==> flow/design.v <==
module shifter(in, shift, out);
  input [15:0] in;
  input [1:0] shift;
  output reg [15:0] out;
  always @(*) begin
    case(shift)
      2'b00: out = in;   
      2'b01: out = in << 1;   
      2'b10: out = in >> 1;   
      2'b11: out = {in[15], in[15:1]};   
      default: out = {16{1'bx}};    
    endcase
  end
endmodule
module ALU(ain, bin, alu_op, out, status);
  input [15:0] ain, bin;
  input [1:0] alu_op;
  output [15:0] out;
  output [2:0] status;
  ALU_result result(ain, bin, alu_op, out);  
  ALU_status result_status(ain, bin, out, status);  
endmodule
module ALU_result(ain, bin, alu_op, out);
  input [15:0] ain, bin;
  input [1:0] alu_op;
  output reg [15:0] out;
  always @(*) begin
    case(alu_op)
      2'b00: out = ain + bin;   
      2'b01: out = ain - bin;   
      2'b10: out = ain & bin;   
      2'b11: out = ~bin;        
      default: out = {16{1'bx}};   
    endcase
  end
endmodule
module ALU_status(ain, bin, alu_result, status);
  input [15:0] ain, bin, alu_result;
  output [2:0] status;
  assign status = {ain[15] & bin[15] & ~alu_result[15],   
                   alu_result[15],         
                   alu_result == 16'b0};   
endmodule
module Load_enabled_register(clk, load, in, out);
  parameter width = 16;  
  input clk, load;
  input [width-1:0] in;
  output [width-1:0] out; 
  reg [width-1:0] out;  
  wire[width-1:0] next_out = load ? in : out;
  always @(posedge clk) begin
    out <= next_out;   
  end
endmodule
module Decoder(in, out);
  parameter in_width = 3;
  parameter out_width = 8;
  input [in_width-1:0] in;
  output [out_width-1:0] out;
  wire [out_width-1:0] out = 1 << in; 
endmodule
module MUX_2in_binary(in1, in0, select, out);
  parameter width = 16;   
  input [width-1:0] in1, in0;
  input select;
  output reg [width-1:0] out;
  always @(*) begin
    case(select)
      1'b0: out = in0;
      1'b1: out = in1;
      default: out = {width{1'bx}};   
    endcase
  end
endmodule
module MUX_4in_binary(in3, in2, in1, in0, select, out);
  parameter width = 16;   
  input [width-1:0] in3, in2, in1, in0;
  input [1:0] select;
  output reg [width-1:0] out;
  always @(*) begin
    case(select)
      2'b00: out = in0;
      2'b01: out = in1;
      2'b10: out = in2;
      2'b11: out = in3;
      default: out = {width{1'bx}};   
    endcase
  end
endmodule
module MUX_8in(in7, in6, in5, in4, in3, in2, in1, in0, select, out);
  parameter width = 16;  
  input [width-1:0] in7, in6, in5, in4, in3, in2, in1, in0;
  input [7:0] select;
  output reg [width-1:0] out;
  always @(*) begin
    case(select)
      8'b00000001: out = in0;
      8'b00000010: out = in1;
      8'b00000100: out = in2;
      8'b00001000: out = in3;
      8'b00010000: out = in4;
      8'b00100000: out = in5;
      8'b01000000: out = in6;
      8'b10000000: out = in7;
      default: out = {width{1'bx}};  
    endcase
  end
endmodule
module Register_file(clk, data_in, write, writenum, readnum, data_out);
  input clk, write;   
  input [2:0] writenum, readnum;   
  input [15:0] data_in;  
  output [15:0] data_out;  
  wire [7:0] decoded_writenum;
  Decoder #(3, 8) decoder_write(writenum, decoded_writenum);
  wire [15:0] R0, R1, R2, R3, R4, R5, R6, R7; 
  Load_enabled_register #(16) R0_reg(clk, write & decoded_writenum[0], data_in, R0);
  Load_enabled_register #(16) R1_reg(clk, write & decoded_writenum[1], data_in, R1);
  Load_enabled_register #(16) R2_reg(clk, write & decoded_writenum[2], data_in, R2);
  Load_enabled_register #(16) R3_reg(clk, write & decoded_writenum[3], data_in, R3);
  Load_enabled_register #(16) R4_reg(clk, write & decoded_writenum[4], data_in, R4);
  Load_enabled_register #(16) R5_reg(clk, write & decoded_writenum[5], data_in, R5);
  Load_enabled_register #(16) R6_reg(clk, write & decoded_writenum[6], data_in, R6);
  Load_enabled_register #(16) R7_reg(clk, write & decoded_writenum[7], data_in, R7);
  wire [7:0] decoded_readnum;
  Decoder #(3, 8) decoder_read(readnum, decoded_readnum);
  MUX_8in #(16) output_multiplexer(R7, R6, R5, R4, R3, R2, R1, R0, decoded_readnum, data_out);
endmodule
module datapath(clk,  
                readnum, vsel, loada, loadb,   
                shift, asel, bsel, ALUop, loadc, loads, sximm5,  
                writenum, write, sximm8, mdata, PC,  
                status, datapath_out  
              );
   input clk, write, asel, bsel, loada, loadb, loadc, loads;
   input [2:0] readnum, writenum;
   input [1:0] ALUop, shift, vsel;
   input [15:0] mdata, sximm8, sximm5;
   input [7:0] PC;
   output [2:0] status;
   output [15:0] datapath_out;  
   wire [15:0] reg_data_in;   
   wire [15:0] reg_data_out;
   Register_file REGFILE(clk, reg_data_in, write, writenum, readnum, reg_data_out);
   wire [15:0] pipeline_reg_A_out, pipeline_reg_B_out;
   Load_enabled_register #(16) pipeline_reg_A(clk, loada, reg_data_out, pipeline_reg_A_out);
   Load_enabled_register #(16) pipeline_reg_B(clk, loadb, reg_data_out, pipeline_reg_B_out);
   wire [15:0] pipeline_reg_B_out_shifted;
   shifter shift_reg_B(pipeline_reg_B_out, shift, pipeline_reg_B_out_shifted);
   wire [15:0] source_operand_A_out, source_operand_B_out;
   MUX_2in_binary source_operand_A(16'b0, pipeline_reg_A_out, asel, source_operand_A_out);
   MUX_2in_binary source_operand_B(sximm5, pipeline_reg_B_out_shifted, bsel, source_operand_B_out);
   wire [15:0] alu_out;
   wire[2:0] alu_status;
   ALU alu_block(source_operand_A_out, source_operand_B_out, ALUop, alu_out, alu_status);
   Load_enabled_register #(3) status_register(clk, loads, alu_status, status);
   Load_enabled_register #(16) pipeline_reg_C(clk, loadc, alu_out, datapath_out);
   MUX_4in_binary writeback_mux(mdata, sximm8, {8'b0, PC}, datapath_out, vsel, reg_data_in);
endmodule
module vDFF(clk,D,Q);
  parameter n=1;
  input clk;
  input [n-1:0] D;
  output [n-1:0] Q;
  reg [n-1:0] Q;
  always @(posedge clk)
    Q <= D;
endmodule
module cpu(clk,reset,s,load,in,out,N,V,Z,w);
  input clk, reset, s, load;
  input [15:0] in;
  output [15:0] out;
  output N, V, Z, w;
  wire [15:0] inst_reg_out;
  Load_enabled_register #(16) instruction_register(clk, load, in, inst_reg_out);
  wire [2:0] nsel, opcode, readnum, writenum;
  wire [1:0] op, ALUop, shift;
  wire [15:0] sximm5, sximm8;
  Inst_dec instruction_decoder(inst_reg_out, nsel, opcode, op, ALUop, sximm5, sximm8, shift, readnum, writenum);
  wire [1:0] vsel;
  wire loada, loadb, asel, bsel, loadc, loads, write; 
  Controller datapath_controller(clk, s, reset, opcode, op, w, loada, loadb, loadc, loads, asel, bsel, vsel, nsel, write);
  datapath DP(.clk(clk),  
                .readnum(readnum), .vsel(vsel), .loada(loada), .loadb(loadb),   
                .shift(shift), .asel(asel), .bsel(bsel), .ALUop(ALUop), .loadc(loadc), .loads(loads), .sximm5(sximm5),  
                .writenum(writenum), .write(write), .sximm8(sximm8), .mdata(16'b0), .PC(8'b0),  
                .status({V, N, Z}), .datapath_out(out)  
              );
endmodule
module Inst_dec(inst_reg, nsel, opcode, op, ALUop, sximm5, sximm8, shift, readnum, writenum);
  input [15:0] inst_reg;
  input [2:0] nsel;
  output [2:0] opcode, readnum, writenum;
  output [1:0] op, ALUop, shift;
  output [15:0] sximm5, sximm8;
  assign opcode = inst_reg[15:13];
  assign op = inst_reg[12:11];
  assign ALUop = op;  
  assign sximm5 = { {11{inst_reg[4]}}, inst_reg[4:0] };   
  assign sximm8 = { {8{inst_reg[7]}}, inst_reg[7:0] };    
  assign shift = inst_reg[4:3];
  assign readnum = (nsel == 3'b001) ? inst_reg[10:8]   
                 : (nsel == 3'b010) ? inst_reg[7:5]    
                 : (nsel == 3'b100) ? inst_reg[2:0]    
                 : 3'bxxx;
  assign writenum = readnum;
endmodule
module Controller(clk, s, reset, opcode, op, w, loada, loadb, loadc, loads, asel, bsel, vsel, nsel, write);
  input clk, s, reset;
  input [2:0] opcode;
  input [1:0] op;
  output w, loada, loadb, loadc, loads, asel, bsel, write;
  output [2:0] nsel;
  output [1:0] vsel;
  wire [2:0] present_state, next_state;
  wire [2:0] next_state_reset = reset ? 3'b000 : next_state;
  reg [15:0] next;
  vDFF #(3) clk_state(clk, next_state_reset, present_state);
  always @(*) begin
    casex({s, opcode, op, present_state})
      {6'b0xxxxx, 3'b000}: next = {3'b000, 13'b1000000000000};   
      {6'b1xxxxx, 3'b000}: next = {3'b001, 13'b1000000000000};  
      {6'bx11010, 3'b001}: next = {3'b101, 13'b0};  
      {6'bx10101, 3'b001}, {6'bx101x0, 3'b001}: next = {3'b010, 13'b0};  
      {6'bx11000, 3'b001}, {6'bx10111, 3'b001}: next = {3'b011, 13'b0};  
      {6'bxxxxxx, 3'b010}: next = {3'b011, 13'b0100000000010};  
      {6'bxxxxxx, 3'b011}: next = {3'b100, 13'b0010000001000};  
      {6'bx11000, 3'b100}: next = {3'b101, 13'b0001010000000};  
      {6'bx10111, 3'b100}, {6'bx101x0, 3'b100}: next = {3'b101, 13'b0001000000000};  
      {6'bx10101, 3'b100}: next = {3'b000, 13'b0000100000000};  
      {6'bx11010, 3'b101}: next = {3'b000, 13'b0000000100011};  
      {6'bxxxxxx, 3'b101}: next = {3'b000, 13'b0000000000101};  
      default: next = {16{1'bx}};
   endcase
  end
  assign {next_state, w, loada, loadb, loadc, loads, asel, bsel, vsel, nsel, write} = next;
endmodule
# Reports on cpu
# Tool output for the design above before and after an edit, in the order of the flow.
# "before" refers to lines of the RTL above, "after" to lines of the edited file.
# "change": "after" minus "before" as printed here.
# The mark - stands for no value.
# inputs
top	cpu
clock_port	clk
lib	sky130hd
corner	tt_025C_1v80

# Edit of the RTL
# The edit as a unified diff against the file above.
# This change comes from a script, not from a designer. No optimisation was intended, and the edited design may behave differently.
# begin of diff
@@ -201,5 +201,5 @@
   assign shift = inst_reg[4:3];
   assign readnum = (nsel == 3'b001) ? inst_reg[10:8]   
-                 : (nsel == 3'b010) ? inst_reg[7:5]    
+                 : (nsel < 3'b010) ? inst_reg[7:5]    
                  : (nsel == 3'b100) ? inst_reg[2:0]    
                  : 3'bxxx;
# end of diff

# After elaboration
# Source: Yosys, flattened and elaborated, memories not mapped. Widths are those after wreduce. Registers that Yosys merges into a memory's read port (data or address) are not register bits. Print and check cells do not count. Equal cells are merged and count once.
# bits
element	before	after	change
regBits	198	198	0
input_bits	20	20	0
output_inout_bits	20	20	0
elab_cells	86	86	0
# classes
element	before	after	change
add_sub_neg	2	2	0
n_cmp	0	1	1
n_eq	34	33	-1
n_shift	1	1	0
muxes	11	11	0
logic	15	15	0
n_reduce_logical	9	9	0
# op_table
operator	before	after	change
3-bit by 2-bit equality test with 1-bit output with constant B	3	2	-1
3-bit by 2-bit < comparator with 1-bit output with constant B	0	1	1
1-bit bitwise AND	10	10	0
8-bit equality test with constant B	9	9	0
2-bit equality test with constant B	6	6	0
2-bit OR reduction	4	4	0
2-bit by 1-bit equality test with 1-bit output with constant B	3	3	0
2-bit zero test	3	3	0
3-bit two-way mux	3	3	0
1-bit NOT	3	3	0
3-bit equality test with constant B	2	2	0
7-bit equality test with constant B	2	2	0
16-bit case mux with 2-bit select	2	2	0
16-bit case mux with 4-bit select	2	2	0
16-bit adder	1	1	0
16-bit bitwise AND	1	1	0
3-bit by 1-bit equality test with 1-bit output with constant B	1	1	0
4-bit equality test with constant B	1	1	0
8-bit by 1-bit equality test with 1-bit output with constant B	1	1	0
8-bit by 2-bit equality test with 1-bit output with constant B	1	1	0
8-bit by 3-bit equality test with 1-bit output with constant B	1	1	0
8-bit by 4-bit equality test with 1-bit output with constant B	1	1	0
8-bit by 5-bit equality test with 1-bit output with constant B	1	1	0
8-bit by 6-bit equality test with 1-bit output with constant B	1	1	0
8-bit by 7-bit equality test with 1-bit output with constant B	1	1	0
16-bit zero test	1	1	0
4-bit zero test	1	1	0
16-bit two-way mux	1	1	0
# The list need not be complete.

# Depth
# Depth = most cells in a row (Yosys ltp): at word level without a register or memory, in the mapped netlist without a sequential cell, where the memories' decode and read muxes count.
# depth
element	before	after	change
word_depth	10	10	0
abc_area	0	0	-
mapped_depth	22	25	3
depth_no_buf	18	21	3

# Netlist
# Source: synth_stat.txt of the flow (Yosys; design flattened, memories mapped). It holds for the ABC_AREA given above (unset counts as 0); a run with the other value may have another netlist.
# types
type	before	after	change
sky130_fd_sc_hd__mux2_2	3	19	16
sky130_fd_sc_hd__nor2_1	52	67	15
sky130_fd_sc_hd__clkbuf_1	20	32	12
sky130_fd_sc_hd__o21ai_0	27	38	11
sky130_fd_sc_hd__buf_2	13	3	-10
sky130_fd_sc_hd__nand2b_1	11	21	10
sky130_fd_sc_hd__mux2i_1	34	25	-9
sky130_fd_sc_hd__mux4_2	16	7	-9
sky130_fd_sc_hd__a211oi_1	2	11	9
sky130_fd_sc_hd__xnor2_1	9	17	8
sky130_fd_sc_hd__nand2_1	105	98	-7
sky130_fd_sc_hd__nor2b_1	6	13	7
sky130_fd_sc_hd__a21o_1	14	8	-6
sky130_fd_sc_hd__inv_1	12	18	6
sky130_fd_sc_hd__o21ai_1	8	3	-5
sky130_fd_sc_hd__o22ai_1	4	9	5
sky130_fd_sc_hd__o211ai_1	2	7	5
sky130_fd_sc_hd__a31oi_1	9	13	4
# The list need not be complete.
# synth_totals
element	before	after	change
cells	794	835	41
area_um2	9984.6	10103.4	118.8
flip_flops	198	198	0
buffers	44	41	-3
# By module: a second synthesis without flattening, with its own total; a netlist apart from the flattened one above.
# unflattened
element	before	after	change
cells_unflattened	778	779	1
hier_area_um2	10536.4	10513.8	-22.6
# Each row is one instance without its submodules.
# by_module_before
module	n_inst	n_cells	mod_area_um2	seq_area_um2
Load_enabled_register (width=16)	12	16	480.5	480.5
ALU_result	1	218	1437.6	0.0
MUX_8in (width=16)	1	128	963.4	0.0
MUX_2in_binary	2	18	249.0	0.0
MUX_4in_binary	1	20	424.2	0.0
Inst_dec	1	53	419.2	0.0
shifter	1	51	355.3	0.0
Controller	1	40	286.5	0.0
Decoder	2	8	65.1	0.0
Load_enabled_register (width=3)	1	3	90.1	90.1
vDFF (n=3)	1	3	60.1	60.1
Register_file	1	8	50.0	0.0
ALU_status	1	8	48.8	0.0
cpu	1	1	3.8	0.0
# before: Modules not listed: 2.
# by_module_after
module	n_inst	n_cells	mod_area_um2	seq_area_um2
Load_enabled_register (width=16)	12	16	480.5	480.5
ALU_result	1	218	1437.6	0.0
MUX_8in (width=16)	1	128	963.4	0.0
MUX_2in_binary	2	18	249.0	0.0
MUX_4in_binary	1	20	424.2	0.0
Inst_dec	1	54	396.6	0.0
shifter	1	51	355.3	0.0
Controller	1	40	286.5	0.0
Decoder	2	8	65.1	0.0
Load_enabled_register (width=3)	1	3	90.1	90.1
vDFF (n=3)	1	3	60.1	60.1
Register_file	1	8	50.0	0.0
ALU_status	1	8	48.8	0.0
cpu	1	1	3.8	0.0
# after: Modules not listed: 2.

# Path before layout
# Path of least setup slack by OpenSTA after synthesis, without wires, with an ideal clock, recovery checks aside; 20% of the period is set as input and as output delay. Where synthesis merged equal registers, the netlist keeps one of their names.
# synth_timing
element	before	after	change
kind	input to register	register to register	-
start	input port s	register instruction_register.out[4]	-
end	register DP.REGFILE.R1_reg.out[0]	register DP.status_register.out[0]	-
tclk_ns	10.0	10.0	0.0
in_delay_ns	2.000	-	-
setup_ns	0.409	0.170	-0.239
launch_ns	2.000	0.000	-2.000
t_arrival_ns	4.996	4.966	-0.030
required_time_ns	9.591	9.830	0.239
slack_ns	4.595	4.864	0.269
path_delay_ns	3.405	5.136	1.731
path_stages	9	21	12
synth_period_reached_ns	5.405	5.136	-0.269
# "path_delay_ns" is the arrival time less input delay plus setup time.
# "path_stages" counts driving pins, that of a launching flip-flop among them; a cell with two outputs on the path counts twice.
# "synth_period_reached_ns" is the clock period less the worst setup slack; recovery checks do not enter. This is arithmetic on one report: input and output delays are still those of the set period (20% each).
# The rows between start and end are the longest chain of elaborated cells between them; the timing report does not say that the signal goes this way. Where chains are equally long, one stands for them.
# A line is the first line of the expression or statement that the cell stems from. Yosys adds cells for indexed reads and writes and turns some case tables into memories.
# before: Only ways into the end's enable, where the timed path ends, are counted here.
# synth_via_before
cell_sequence	sky130_fd_sc_hd__o221a_2 -> sky130_fd_sc_hd__o2111ai_1 -> sky130_fd_sc_hd__nor4_2 -> sky130_fd_sc_hd__mux2i_1 -> sky130_fd_sc_hd__o21a_1 -> sky130_fd_sc_hd__clkbuf_1 -> sky130_fd_sc_hd__buf_2 -> sky130_fd_sc_hd__o21ai_0 -> sky130_fd_sc_hd__nor3_1
elab_chain_cells	8
cone_cells	11
cone_lines	6
classes_between	eq/ne (4); shift (1); mux (4); logic (1); reduce/logical (1)
# synth_rtl_before
element	line	source
start: declaration	170	input clk, reset, s, load;
4-bit equality test	220	casex({s, opcode, op, present_state})
16-bit case mux with 11-bit select	220
3-bit equality test	204	: (nsel == 3'b100) ? inst_reg[2:0]
3-bit two-way mux	204
3-bit two-way mux	203	: (nsel == 3'b010) ? inst_reg[7:5]
3-bit two-way mux	202	assign readnum = (nsel == 3'b001) ? inst_reg[10:8]
2-bit by 3-bit left shift with 8-bit output	60	wire [out_width-1:0] out = 1 << in;
1-bit bitwise AND	118	Load_enabled_register #(16) R1_reg(clk, write & decoded_writenum[1], data_in, R1);
end: assignment	52	out <= next_out;
end: declaration	48	output [width-1:0] out;
# synth_via_after
cell_sequence	sky130_fd_sc_hd__edfxtp_1 -> sky130_fd_sc_hd__buf_4 -> sky130_fd_sc_hd__buf_1 -> sky130_fd_sc_hd__clkbuf_1 -> sky130_fd_sc_hd__clkbuf_1 -> sky130_fd_sc_hd__a22oi_1 -> sky130_fd_sc_hd__ha_1 -> sky130_fd_sc_hd__mux2i_1 -> sky130_fd_sc_hd__ha_1 -> sky130_fd_sc_hd__nor2b_1 -> sky130_fd_sc_hd__o21ai_0 -> sky130_fd_sc_hd__nand2b_1 -> sky130_fd_sc_hd__maj3_2 -> sky130_fd_sc_hd__maj3_2 -> sky130_fd_sc_hd__a31oi_1 -> sky130_fd_sc_hd__a21boi_2 -> sky130_fd_sc_hd__mux2i_1 -> sky130_fd_sc_hd__or4_1 -> sky130_fd_sc_hd__a2111oi_2 -> sky130_fd_sc_hd__nand4b_1 -> sky130_fd_sc_hd__nor4_2
elab_chain_cells	6
cone_cells	12
cone_lines	8
classes_between	add/sub (2); eq/ne (3); mux (3); logic (2); reduce/logical (2)
# synth_rtl_after
element	line	source
start: declaration	48	output [width-1:0] out;
start: assignment	52	out <= next_out;
2-bit equality test	6	case(shift)
16-bit case mux with 4-bit select	6
16-bit case mux with 2-bit select	68	case(select)
16-bit subtractor	30	2'b01: out = ain - bin;
16-bit case mux with 4-bit select	28	case(alu_op)
16-bit zero test	42	alu_result == 16'b0};
end: assignment	52
end: declaration	48

# Worst path after layout
# Path of least setup slack in the final report of the runs of set A (OpenROAD, finished layout, wires in). Where an end is a register, its clock arrival counts in the times.
# layout_timing
element	before	after	change
kind	register to register	register to register	-
start	register instruction_register.out[11]	register instruction_register.out[4]	-
end	register DP.status_register.out[0]	register DP.status_register.out[0]	-
tclk_ns	5.73	5.73	0.00
setup_ns	0.17	0.17	0.00
launch_ns	0.43	0.43	0.00
t_arrival_ns	4.91	5.57	0.66
required_time_ns	5.99	5.99	0.00
slack_ns	1.08	0.42	-0.66
path_stages	16	20	4
# The rows between start and end are the longest chain of elaborated cells between them; the timing report does not say that the signal goes this way. Where chains are equally long, one stands for them.
# layout_via_before
cell_sequence	sky130_fd_sc_hd__edfxtp_1 -> sky130_fd_sc_hd__nand4bb_1 -> sky130_fd_sc_hd__or3_4 -> sky130_fd_sc_hd__nand2_1 -> sky130_fd_sc_hd__ha_1 -> sky130_fd_sc_hd__inv_1 -> sky130_fd_sc_hd__fa_1 -> sky130_fd_sc_hd__a21o_1 -> sky130_fd_sc_hd__maj3_1 -> sky130_fd_sc_hd__a22oi_1 -> sky130_fd_sc_hd__nor4b_1 -> sky130_fd_sc_hd__nor3_2 -> sky130_fd_sc_hd__o2111ai_1 -> sky130_fd_sc_hd__a2111oi_0 -> sky130_fd_sc_hd__nand4bb_1 -> sky130_fd_sc_hd__nor4b_2
elab_chain_cells	8
cone_cells	28
cone_lines	8
classes_between	add/sub (2); eq/ne (13); mux (4); logic (4); reduce/logical (5)
# layout_rtl_before
element	line	source
start: declaration	48	output [width-1:0] out;
start: assignment	52	out <= next_out;
8-bit equality test	220	casex({s, opcode, op, present_state})
2-bit OR reduction	220
16-bit case mux with 11-bit select	220
1-bit NOT	68	case(select)
16-bit case mux with 2-bit select	68
16-bit subtractor	30	2'b01: out = ain - bin;
16-bit case mux with 4-bit select	28	case(alu_op)
16-bit zero test	42	alu_result == 16'b0};
end: assignment	52
end: declaration	48
# layout_via_after
cell_sequence	sky130_fd_sc_hd__edfxtp_1 -> sky130_fd_sc_hd__buf_4 -> sky130_fd_sc_hd__or3b_2 -> sky130_fd_sc_hd__o31ai_1 -> sky130_fd_sc_hd__and3_1 -> sky130_fd_sc_hd__nand2_1 -> sky130_fd_sc_hd__nor3_1 -> sky130_fd_sc_hd__a21oi_1 -> sky130_fd_sc_hd__xnor2_1 -> sky130_fd_sc_hd__ha_1 -> sky130_fd_sc_hd__nor2_1 -> sky130_fd_sc_hd__and3_1 -> sky130_fd_sc_hd__nor4_1 -> sky130_fd_sc_hd__o311ai_0 -> sky130_fd_sc_hd__nor3_1 -> sky130_fd_sc_hd__nand3b_1 -> sky130_fd_sc_hd__or4_1 -> sky130_fd_sc_hd__a2111oi_2 -> sky130_fd_sc_hd__nand4b_1 -> sky130_fd_sc_hd__nor4_2
elab_chain_cells	6
cone_cells	12
cone_lines	8
classes_between	add/sub (2); eq/ne (3); mux (3); logic (2); reduce/logical (2)
# layout_rtl_after
element	line	source
start: declaration	48	output [width-1:0] out;
start: assignment	52	out <= next_out;
2-bit equality test	6	case(shift)
16-bit case mux with 4-bit select	6
16-bit case mux with 2-bit select	68	case(select)
16-bit subtractor	30	2'b01: out = ain - bin;
16-bit case mux with 4-bit select	28	case(alu_op)
16-bit zero test	42	alu_result == 16'b0};
end: assignment	52
end: declaration	48

# Measured runs
# Both versions went through the flow (Yosys, OpenROAD) with the same settings in each pair. Constraints: input delay and output delay 20% of the set period each, output load 0.01 pF.
# flow_settings_set_A
CORE_UTILIZATION	40
period_ns	5.73
CAP_MARGIN	20
CORE_MARGIN	2
SLEW_MARGIN	20
# measured_set_A
element	before	after	change
ys_area_um2	9984.6	10103.4	118.8
final_die_area_um2	26240.8	26546.2	305.4
finalCellArea_um2	11357.1	11547.3	190.2
final_util_frac	0.466	0.463	-0.003
final_setup_ws_ns	1.083	0.425	-0.658
ws_hold_ns	0.631	0.569	-0.062
achieved_clock_period_ns	4.647	5.305	0.658
# By "achieved_clock_period_ns" is meant the clock period of the run minus its worst setup slack. This is arithmetic on one report: input and output delays are still those of the set period (20% each).
